==> flow/design.v <==
`timescale 1ns / 1ps
module cordic_advanced #(
    parameter DATA_WIDTH = 18,           
    parameter ANGLE_WIDTH = 32,          
    parameter ITERATIONS = 18,           
    parameter PIPELINE_STAGES = 18       
)(
    input  wire                         clk,
    input  wire                         rst_n,
    input  wire                         enable,
    input  wire signed [DATA_WIDTH-1:0] x_in,
    input  wire signed [DATA_WIDTH-1:0] y_in,
    input  wire signed [ANGLE_WIDTH-1:0] z_in,           
    input  wire                         data_valid_in,
    output wire                         data_ready_out,
    output wire signed [DATA_WIDTH:0]   x_out,
    output wire signed [DATA_WIDTH:0]   y_out,
    output wire signed [ANGLE_WIDTH-1:0] z_out,
    output wire                         data_valid_out,
    input  wire                         data_ready_in,
    output wire                         overflow,
    output wire [15:0]                  iterations_count,
    output wire [31:0]                  throughput_counter
);
    localparam real CORDIC_GAIN = 1.646760258121;
    localparam signed [DATA_WIDTH-1:0] K_INVERSE = 
        (DATA_WIDTH == 16) ? 16'd19898 :
        (DATA_WIDTH == 18) ? 18'd79593 :
        (DATA_WIDTH == 20) ? 20'd318371 : 16'd19898;
    function [ANGLE_WIDTH-1:0] atan_lut;
        input integer idx;
        begin
            case(idx)
                0:  atan_lut = 32'h20000000;   
                1:  atan_lut = 32'h12E4051E;   
                2:  atan_lut = 32'h09FB385B;   
                3:  atan_lut = 32'h051111D4;   
                4:  atan_lut = 32'h028B0D43;   
                5:  atan_lut = 32'h0145D7E1;   
                6:  atan_lut = 32'h00A2F61E;   
                7:  atan_lut = 32'h00517C55;   
                8:  atan_lut = 32'h0028BE53;   
                9:  atan_lut = 32'h00145F2E;   
                10: atan_lut = 32'h000A2F98;   
                11: atan_lut = 32'h000517CC;   
                12: atan_lut = 32'h00028BE6;   
                13: atan_lut = 32'h000145F3;   
                14: atan_lut = 32'h0000A2F9;
                15: atan_lut = 32'h0000517D;
                16: atan_lut = 32'h000028BE;
                17: atan_lut = 32'h0000145F;
                18: atan_lut = 32'h00000A2F;
                19: atan_lut = 32'h00000518;
                20: atan_lut = 32'h0000028C;
                21: atan_lut = 32'h00000146;
                22: atan_lut = 32'h000000A3;
                23: atan_lut = 32'h00000051;
                24: atan_lut = 32'h00000028;
                25: atan_lut = 32'h00000014;
                26: atan_lut = 32'h0000000A;
                27: atan_lut = 32'h00000005;
                28: atan_lut = 32'h00000002;
                29: atan_lut = 32'h00000001;
                default: atan_lut = 32'h00000000;
            endcase
        end
    endfunction
    reg signed [DATA_WIDTH:0]   x_pipe [0:PIPELINE_STAGES];
    reg signed [DATA_WIDTH:0]   y_pipe [0:PIPELINE_STAGES];
    reg signed [ANGLE_WIDTH-1:0] z_pipe [0:PIPELINE_STAGES];
    reg                         valid_pipe [0:PIPELINE_STAGES];
    reg [15:0] iteration_counter;
    reg [31:0] throughput_cnt;
    reg        overflow_flag;
    assign data_ready_out = enable;
    assign data_valid_out = valid_pipe[PIPELINE_STAGES];
    assign iterations_count = iteration_counter;
    assign throughput_counter = throughput_cnt;
    assign overflow = overflow_flag;
    wire [1:0] quadrant;
    assign quadrant = z_in[ANGLE_WIDTH-1:ANGLE_WIDTH-2];
    always @(posedge clk or negedge rst_n) begin
        if (!rst_n) begin
            x_pipe[0] <= 0;
            y_pipe[0] <= 0;
            z_pipe[0] <= 0;
            valid_pipe[0] <= 0;
        end else if (enable && data_valid_in) begin
            valid_pipe[0] <= 1'b1;
            case (quadrant)
                2'b00, 2'b11: begin   
                    x_pipe[0] <= {x_in[DATA_WIDTH-1], x_in};
                    y_pipe[0] <= {y_in[DATA_WIDTH-1], y_in};
                    z_pipe[0] <= z_in;
                end
                2'b01: begin   
                    x_pipe[0] <= -{y_in[DATA_WIDTH-1], y_in};
                    y_pipe[0] <= {x_in[DATA_WIDTH-1], x_in};
                    z_pipe[0] <= {2'b00, z_in[ANGLE_WIDTH-3:0]};
                end
                2'b10: begin   
                    x_pipe[0] <= {y_in[DATA_WIDTH-1], y_in};
                    y_pipe[0] <= -{x_in[DATA_WIDTH-1], x_in};
                    z_pipe[0] <= {2'b11, z_in[ANGLE_WIDTH-3:0]};
                end
            endcase
        end else if (enable) begin
            valid_pipe[0] <= 0;
        end
    end
    genvar i;
    generate
        for (i = 0; i < PIPELINE_STAGES; i = i + 1) begin : cordic_pipeline
            wire decision_sign;
            wire signed [DATA_WIDTH:0] x_shifted, y_shifted;
            assign x_shifted = x_pipe[i] >>> i;
            assign y_shifted = y_pipe[i] >>> i;
            assign decision_sign = z_pipe[i][ANGLE_WIDTH-1];
            always @(posedge clk or negedge rst_n) begin
                if (!rst_n) begin
                    x_pipe[i+1] <= 0;
                    y_pipe[i+1] <= 0;
                    z_pipe[i+1] <= 0;
                    valid_pipe[i+1] <= 0;
                end else if (enable) begin
                    valid_pipe[i+1] <= valid_pipe[i];
                    if (valid_pipe[i]) begin
                        if (decision_sign) begin   
                            x_pipe[i+1] <= x_pipe[i] + y_shifted;
                            y_pipe[i+1] <= y_pipe[i] - x_shifted;
                            z_pipe[i+1] <= z_pipe[i] + atan_lut(i);
                        end else begin   
                            x_pipe[i+1] <= x_pipe[i] - y_shifted;
                            y_pipe[i+1] <= y_pipe[i] + x_shifted;
                            z_pipe[i+1] <= z_pipe[i] - atan_lut(i);
                        end
                    end else begin
                        x_pipe[i+1] <= x_pipe[i];
                        y_pipe[i+1] <= y_pipe[i];
                        z_pipe[i+1] <= z_pipe[i];
                    end
                end
            end
        end
    endgenerate
    assign x_out = x_pipe[PIPELINE_STAGES];
    assign y_out = y_pipe[PIPELINE_STAGES];
    assign z_out = z_pipe[PIPELINE_STAGES];
    always @(posedge clk or negedge rst_n) begin
        if (!rst_n) begin
            overflow_flag <= 0;
        end else begin
            if (valid_pipe[PIPELINE_STAGES]) begin
                overflow_flag <= (x_pipe[PIPELINE_STAGES] == {1'b1, {DATA_WIDTH{1'b0}}}) ||
                                 (y_pipe[PIPELINE_STAGES] == {1'b1, {DATA_WIDTH{1'b0}}});
            end
        end
    end
    always @(posedge clk or negedge rst_n) begin
        if (!rst_n) begin
            iteration_counter <= 0;
            throughput_cnt <= 0;
        end else begin
            if (data_valid_in && enable)
                iteration_counter <= iteration_counter + 1;
            if (data_valid_out && data_ready_in)
                throughput_cnt <= throughput_cnt + 1;
        end
    end
endmodule
module cordic_sincos #(
    parameter DATA_WIDTH = 18,
    parameter ANGLE_WIDTH = 32,
    parameter PIPELINE_STAGES = 18
)(
    input  wire                         clk,
    input  wire                         rst_n,
    input  wire                         enable,
    input  wire signed [ANGLE_WIDTH-1:0] angle,
    input  wire                         angle_valid,
    output wire                         angle_ready,
    output wire signed [DATA_WIDTH:0]   cos_out,
    output wire signed [DATA_WIDTH:0]   sin_out,
    output wire                         result_valid,
    input  wire                         result_ready
);
    localparam signed [DATA_WIDTH-1:0] K_INV = 
        (DATA_WIDTH == 16) ? 16'd19898 :
        (DATA_WIDTH == 18) ? 18'd79593 :
        (DATA_WIDTH == 20) ? 20'd318371 : 16'd19898;
    wire overflow;
    wire [15:0] iter_count;
    wire [31:0] throughput;
    cordic_advanced #(
        .DATA_WIDTH(DATA_WIDTH),
        .ANGLE_WIDTH(ANGLE_WIDTH),
        .ITERATIONS(PIPELINE_STAGES),
        .PIPELINE_STAGES(PIPELINE_STAGES)
    ) cordic_core (
        .clk(clk),
        .rst_n(rst_n),
        .enable(enable),
        .x_in(K_INV),
        .y_in({DATA_WIDTH{1'b0}}),
        .z_in(angle),
        .data_valid_in(angle_valid),
        .data_ready_out(angle_ready),
        .x_out(cos_out),
        .y_out(sin_out),
        .z_out(),
        .data_valid_out(result_valid),
        .data_ready_in(result_ready),
        .overflow(overflow),
        .iterations_count(iter_count),
        .throughput_counter(throughput)
    );
endmodule
---- Step by step through the tools: cordic_advanced ----
Tool output for the design above, in the order of the flow.
Lines are those of the file above, counted from 1.
The mark - stands for no value.
set-up
  top module .............................. cordic_advanced
  clock ................................... clk
  standard-cell library ................... sky130hd
  corner .................................. tt_025C_1v80

---- Word-level counts ----
Source: Yosys, flattened and elaborated. Widths are those after wreduce. Registers that Yosys merges into a memory's read port (data or address) are not register bits. Print and check cells do not count. Equal cells are merged and count once.
bit counts
  flip-flop bits (word level) ............. 1,398
  bits of input ports ..................... 73
cells by class
  add/subtract/negate cells ............... 111
  equality and inequality tests ........... 5
  muxes and demuxes ....................... 113
  reductions and logical operators ........ 6
operators by type and width
  kind                                          number
  2-to-1 mux 19 bit                             72
  2-to-1 mux 32 bit                             36
  parallel mux 19 bit (select 3 bit)            2
  parallel mux 32 bit (select 3 bit)            1
  adder 19 x 10 -> 19 bit                       2
  subtractor 19 x 10 -> 19 bit                  2
  adder 19 x 11 -> 19 bit                       2
  subtractor 19 x 11 -> 19 bit                  2
  adder 19 x 12 -> 19 bit                       2
  subtractor 19 x 12 -> 19 bit                  2
  adder 19 x 13 -> 19 bit                       2
  subtractor 19 x 13 -> 19 bit                  2
  adder 19 x 14 -> 19 bit                       2
  subtractor 19 x 14 -> 19 bit                  2
  adder 19 x 15 -> 19 bit                       2
  subtractor 19 x 15 -> 19 bit                  2
  adder 19 x 16 -> 19 bit                       2
  subtractor 19 x 16 -> 19 bit                  2
  adder 19 x 17 -> 19 bit                       2
  subtractor 19 x 17 -> 19 bit                  2
  adder 19 x 18 -> 19 bit                       2
  subtractor 19 x 18 -> 19 bit                  2
  subtractor 19 bit                             2
  equality test 19 bit (second input constant)  2
  adder 19 x 2 -> 19 bit                        2
  subtractor 19 x 2 -> 19 bit                   2
  adder 19 x 3 -> 19 bit                        2
  subtractor 19 x 3 -> 19 bit                   2
Other operator kinds: 60; their cells: 76.

---- Logic depth ----
Depth = most cells in a row (Yosys ltp): at word level without a register or memory, in the mapped netlist without a sequential cell, where the memories' decode and read muxes count.
logic depth
  depth after elaboration ................. 3
  ABC_AREA ................................ 0
  mapped depth ............................ 18

---- Mapped cells and area ----
The flow's flattened synthesis, as Yosys stat reports it; memories are mapped. The netlist is that of the ABC_AREA named above (0 if unset); the other value can give another one.
cells by type
  cell                       number
  sky130_fd_sc_hd__dfrtp_1   1,398
  sky130_fd_sc_hd__ha_1      1,266
  sky130_fd_sc_hd__a21oi_1   2,076
  sky130_fd_sc_hd__xnor2_1   908
  sky130_fd_sc_hd__mux2i_1   776
  sky130_fd_sc_hd__nor2_1    1,896
  sky130_fd_sc_hd__a21o_1    551
  sky130_fd_sc_hd__xor2_1    376
  sky130_fd_sc_hd__nand2_1   841
  sky130_fd_sc_hd__o21ai_0   582
  sky130_fd_sc_hd__inv_1     544
  sky130_fd_sc_hd__clkbuf_1  525
  sky130_fd_sc_hd__nand3_1   313
  sky130_fd_sc_hd__nor3_1    294
  sky130_fd_sc_hd__a211oi_1  178
  sky130_fd_sc_hd__nor2b_1   192
  sky130_fd_sc_hd__a31oi_1   185
  sky130_fd_sc_hd__fa_1      55
Other cell types: 80; their cells: 1970.
mapped netlist
  mapped cells ............................ 14,926
  cell area after synthesis ............... 0.1238938 sq mm
  sequential part of the area ............. 0.0349836 sq mm
  mapped flip-flops ....................... 1,398

---- Worst setup path after synthesis ----
OpenSTA on the mapped netlist: ideal clock, no wires. The path of least setup slack (recovery checks aside). Input and output delay are each 20% of the period. Register names are those of the netlist, which keeps one name where synthesis merged equal registers.
timing post-synthesis
  kind .................................... register to register
  from .................................... register z_pipe[7][31]
  to ...................................... register z_pipe[8][30]
  period .................................. 4,500 ps
  setup time .............................. 126 ps
  arrival ................................. 3,976 ps
  path slack .............................. 397 ps
  delay of the path ....................... 4,102 ps
  driving pins on the path ................ 16
  buffers on the path ..................... 2
  period reached after synthesis .......... 4,103 ps
"delay of the path" is the arrival time less input delay plus setup time.
"driving pins on the path" counts driving pins, that of a launching flip-flop among them; a cell with two outputs on the path counts twice.
"period reached after synthesis" = period - worst setup slack (recovery checks aside). The figure is calculated, with input and output delays left at 20% of the set period.
Between the ends stands the longest chain of elaborated cells between them, by number of cells; it is not shown to be the way that was timed. Of several equally long chains one is given.
Each line given opens the expression or statement behind the cell; cells for indexed reads and writes are added by Yosys, which also makes memories of some case tables.
At most two assigning lines are given for a register; there are more.
between the ends, post-synthesis
  path through ............................ sky130_fd_sc_hd__dfrtp_1 > sky130_fd_sc_hd__clkbuf_1 > sky130_fd_sc_hd__clkbuf_1 > sky130_fd_sc_hd__inv_1 > sky130_fd_sc_hd__fa_1 > sky130_fd_sc_hd__a21o_1 > sky130_fd_sc_hd__a21oi_2 > sky130_fd_sc_hd__o21ai_1 > sky130_fd_sc_hd__a311oi_2 > sky130_fd_sc_hd__o21ai_1 > sky130_fd_sc_hd__a22oi_2 > sky130_fd_sc_hd__a211oi_1 > sky130_fd_sc_hd__a21o_1 > sky130_fd_sc_hd__a221oi_2 > sky130_fd_sc_hd__mux2i_1 > sky130_fd_sc_hd__a311o_1
  length of the longest elaborated chain .. 2
RTL lines, path post-synthesis
  what               line  source
  start, declared    70    reg signed [ANGLE_WIDTH-1:0] z_pipe [0:PIPELINE_STAGES];
  start, assigned    131   z_pipe[i+1] <= z_pipe[i] + atan_lut(i);
  start, assigned    135   z_pipe[i+1] <= z_pipe[i] - atan_lut(i);
  2-to-1 mux 32 bit  128   if (decision_sign) begin
  2-to-1 mux 32 bit  127   if (valid_pipe[i]) begin
  end, assigned      131
  end, assigned      135
  end, declared      70

---- Worst path after layout ----
Path of least setup slack in the final report of entry A (OpenROAD, finished layout, wires in). Where an end is a register, its clock arrival counts in the times.
The path's times are printed in steps of 10 ps; the period is the one set.
timing post-layout
  kind .................................... register to register
  from .................................... register z_pipe[8][31]
  to ...................................... register z_pipe[9][30]
  period .................................. 4,310 ps
  setup time .............................. 140 ps
  arrival ................................. 4,710 ps
  path slack .............................. 320 ps
  driving pins on the path ................ 15
  buffers on the path ..................... 1
Between the ends stands the longest chain of elaborated cells between them, by number of cells; it is not shown to be the way that was timed. Of several equally long chains one is given.
At most two assigning lines are given for a register; there are more.
between the ends, post-layout
  path through ............................ sky130_fd_sc_hd__dfrtp_1 > sky130_fd_sc_hd__clkinvlp_4 > sky130_fd_sc_hd__buf_4 > sky130_fd_sc_hd__fa_1 > sky130_fd_sc_hd__nor2b_1 > sky130_fd_sc_hd__o21ai_1 > sky130_fd_sc_hd__a21boi_1 > sky130_fd_sc_hd__o31ai_1 > sky130_fd_sc_hd__a21oi_1 > sky130_fd_sc_hd__a31o_2 > sky130_fd_sc_hd__nand3_1 > sky130_fd_sc_hd__nor3_1 > sky130_fd_sc_hd__o21ai_0 > sky130_fd_sc_hd__a311oi_1 > sky130_fd_sc_hd__a21oi_1
  length of the longest elaborated chain .. 2
RTL lines, path post-layout
  what               line  source
  start, declared    70    reg signed [ANGLE_WIDTH-1:0] z_pipe [0:PIPELINE_STAGES];
  start, assigned    131   z_pipe[i+1] <= z_pipe[i] + atan_lut(i);
  start, assigned    135   z_pipe[i+1] <= z_pipe[i] - atan_lut(i);
  2-to-1 mux 32 bit  128   if (decision_sign) begin
  2-to-1 mux 32 bit  127   if (valid_pipe[i]) begin
  end, assigned      131
  end, assigned      135
  end, declared      70

Lab notebook: cordic_advanced

Measured data: module cordic_advanced, platform sky130hd, 2 stored runs of the flow under differing settings, order arbitrary. Input and output delays are each 20% of the period that was set; the output load is 0.01 pF.
"achieved period" is the run's clock period less its worst setup slack. It is reckoned from that one timing run; input and output delays stay at 20% of the period that was set.
"time on the worst setup path" is the time allowed to the run's worst setup path (the clock period less input and output delay, where it has them) less its slack. Clock arrival times count: a late capture clock shortens it, a late launch clock lengthens it.
"time on the worst setup path" is given in steps of 10 ps.

======== entry A ========
==> flow/run.sh <==
#!/bin/bash
# the make line also repeats the synthesis and layout settings of config.mk as NAME=value (left out here)
make -C /OpenROAD-flow-scripts/flow DESIGN_CONFIG=/design/flow/config.mk WORK_HOME=/design/flow/orfs CLKGATE_MAP_FILE= finish
==> flow/config.mk <==
export PLATFORM = sky130hd
export DESIGN_NAME = cordic_advanced
export DESIGN_NICKNAME = cordic_advanced
export VERILOG_FILES = /design/flow/design.v
export SDC_FILE = /design/flow/constraint.sdc
export NUM_CORES = 4
export LEC_CHECK = 0
export ABC_AREA = 0
export CAP_MARGIN = 20
export CORE_MARGIN = 2
export CORE_UTILIZATION = 70
export GPL_ROUTABILITY_DRIVEN = 1
export GPL_TIMING_DRIVEN = 1
export PLACE_DENSITY = 0.84
export SETUP_SLACK_MARGIN = 0.28
export SLEW_MARGIN = 20
==> flow/constraint.sdc <==
create_clock -name core_clock -period 4.31 [get_ports {clk}]
set_input_delay 0.8620 -clock core_clock [delete_from_list [all_inputs] [get_ports {clk}]]
set_output_delay 0.8620 -clock core_clock [all_outputs]
set_load 0.01 [all_outputs]

-------- measured, entry A --------
  time on the worst setup path ............ 3,990 ps
  worst setup path type ................... register to register
  die size ................................ 0.180374 sq mm
  lowest setup slack ...................... 316 ps
  lowest hold slack ....................... 469 ps
  post-route utilization .................. 77.1 %
  achieved period ......................... 3,994 ps
  post-synthesis cell area ................ 0.1238938 sq mm

======== entry B ========
==> flow/run.sh <==
#!/bin/bash
# the make line also repeats the synthesis and layout settings of config.mk as NAME=value (left out here)
make -C /OpenROAD-flow-scripts/flow DESIGN_CONFIG=/design/flow/config.mk WORK_HOME=/design/flow/orfs CLKGATE_MAP_FILE= finish
==> flow/config.mk <==
export PLATFORM = sky130hd
export DESIGN_NAME = cordic_advanced
export DESIGN_NICKNAME = cordic_advanced
export VERILOG_FILES = /design/flow/design.v
export SDC_FILE = /design/flow/constraint.sdc
export NUM_CORES = 4
export LEC_CHECK = 0
export CAP_MARGIN = 20
export CORE_MARGIN = 2
export CORE_UTILIZATION = 40
export SETUP_SLACK_MARGIN = 1.21
export SLEW_MARGIN = 20
==> flow/constraint.sdc <==
create_clock -name core_clock -period 4.32 [get_ports {clk}]
set_input_delay 0.8640 -clock core_clock [delete_from_list [all_inputs] [get_ports {clk}]]
set_output_delay 0.8640 -clock core_clock [all_outputs]
set_load 0.01 [all_outputs]

-------- measured, entry B --------
  time on the worst setup path ............ 3,540 ps
  worst setup path type ................... register to register
  die size ................................ 0.314205 sq mm
  lowest setup slack ...................... 785 ps
  lowest hold slack ....................... 466 ps
  post-route utilization .................. 52.8 %
  achieved period ......................... 3,535 ps
  post-synthesis cell area ................ 0.1238938 sq mm
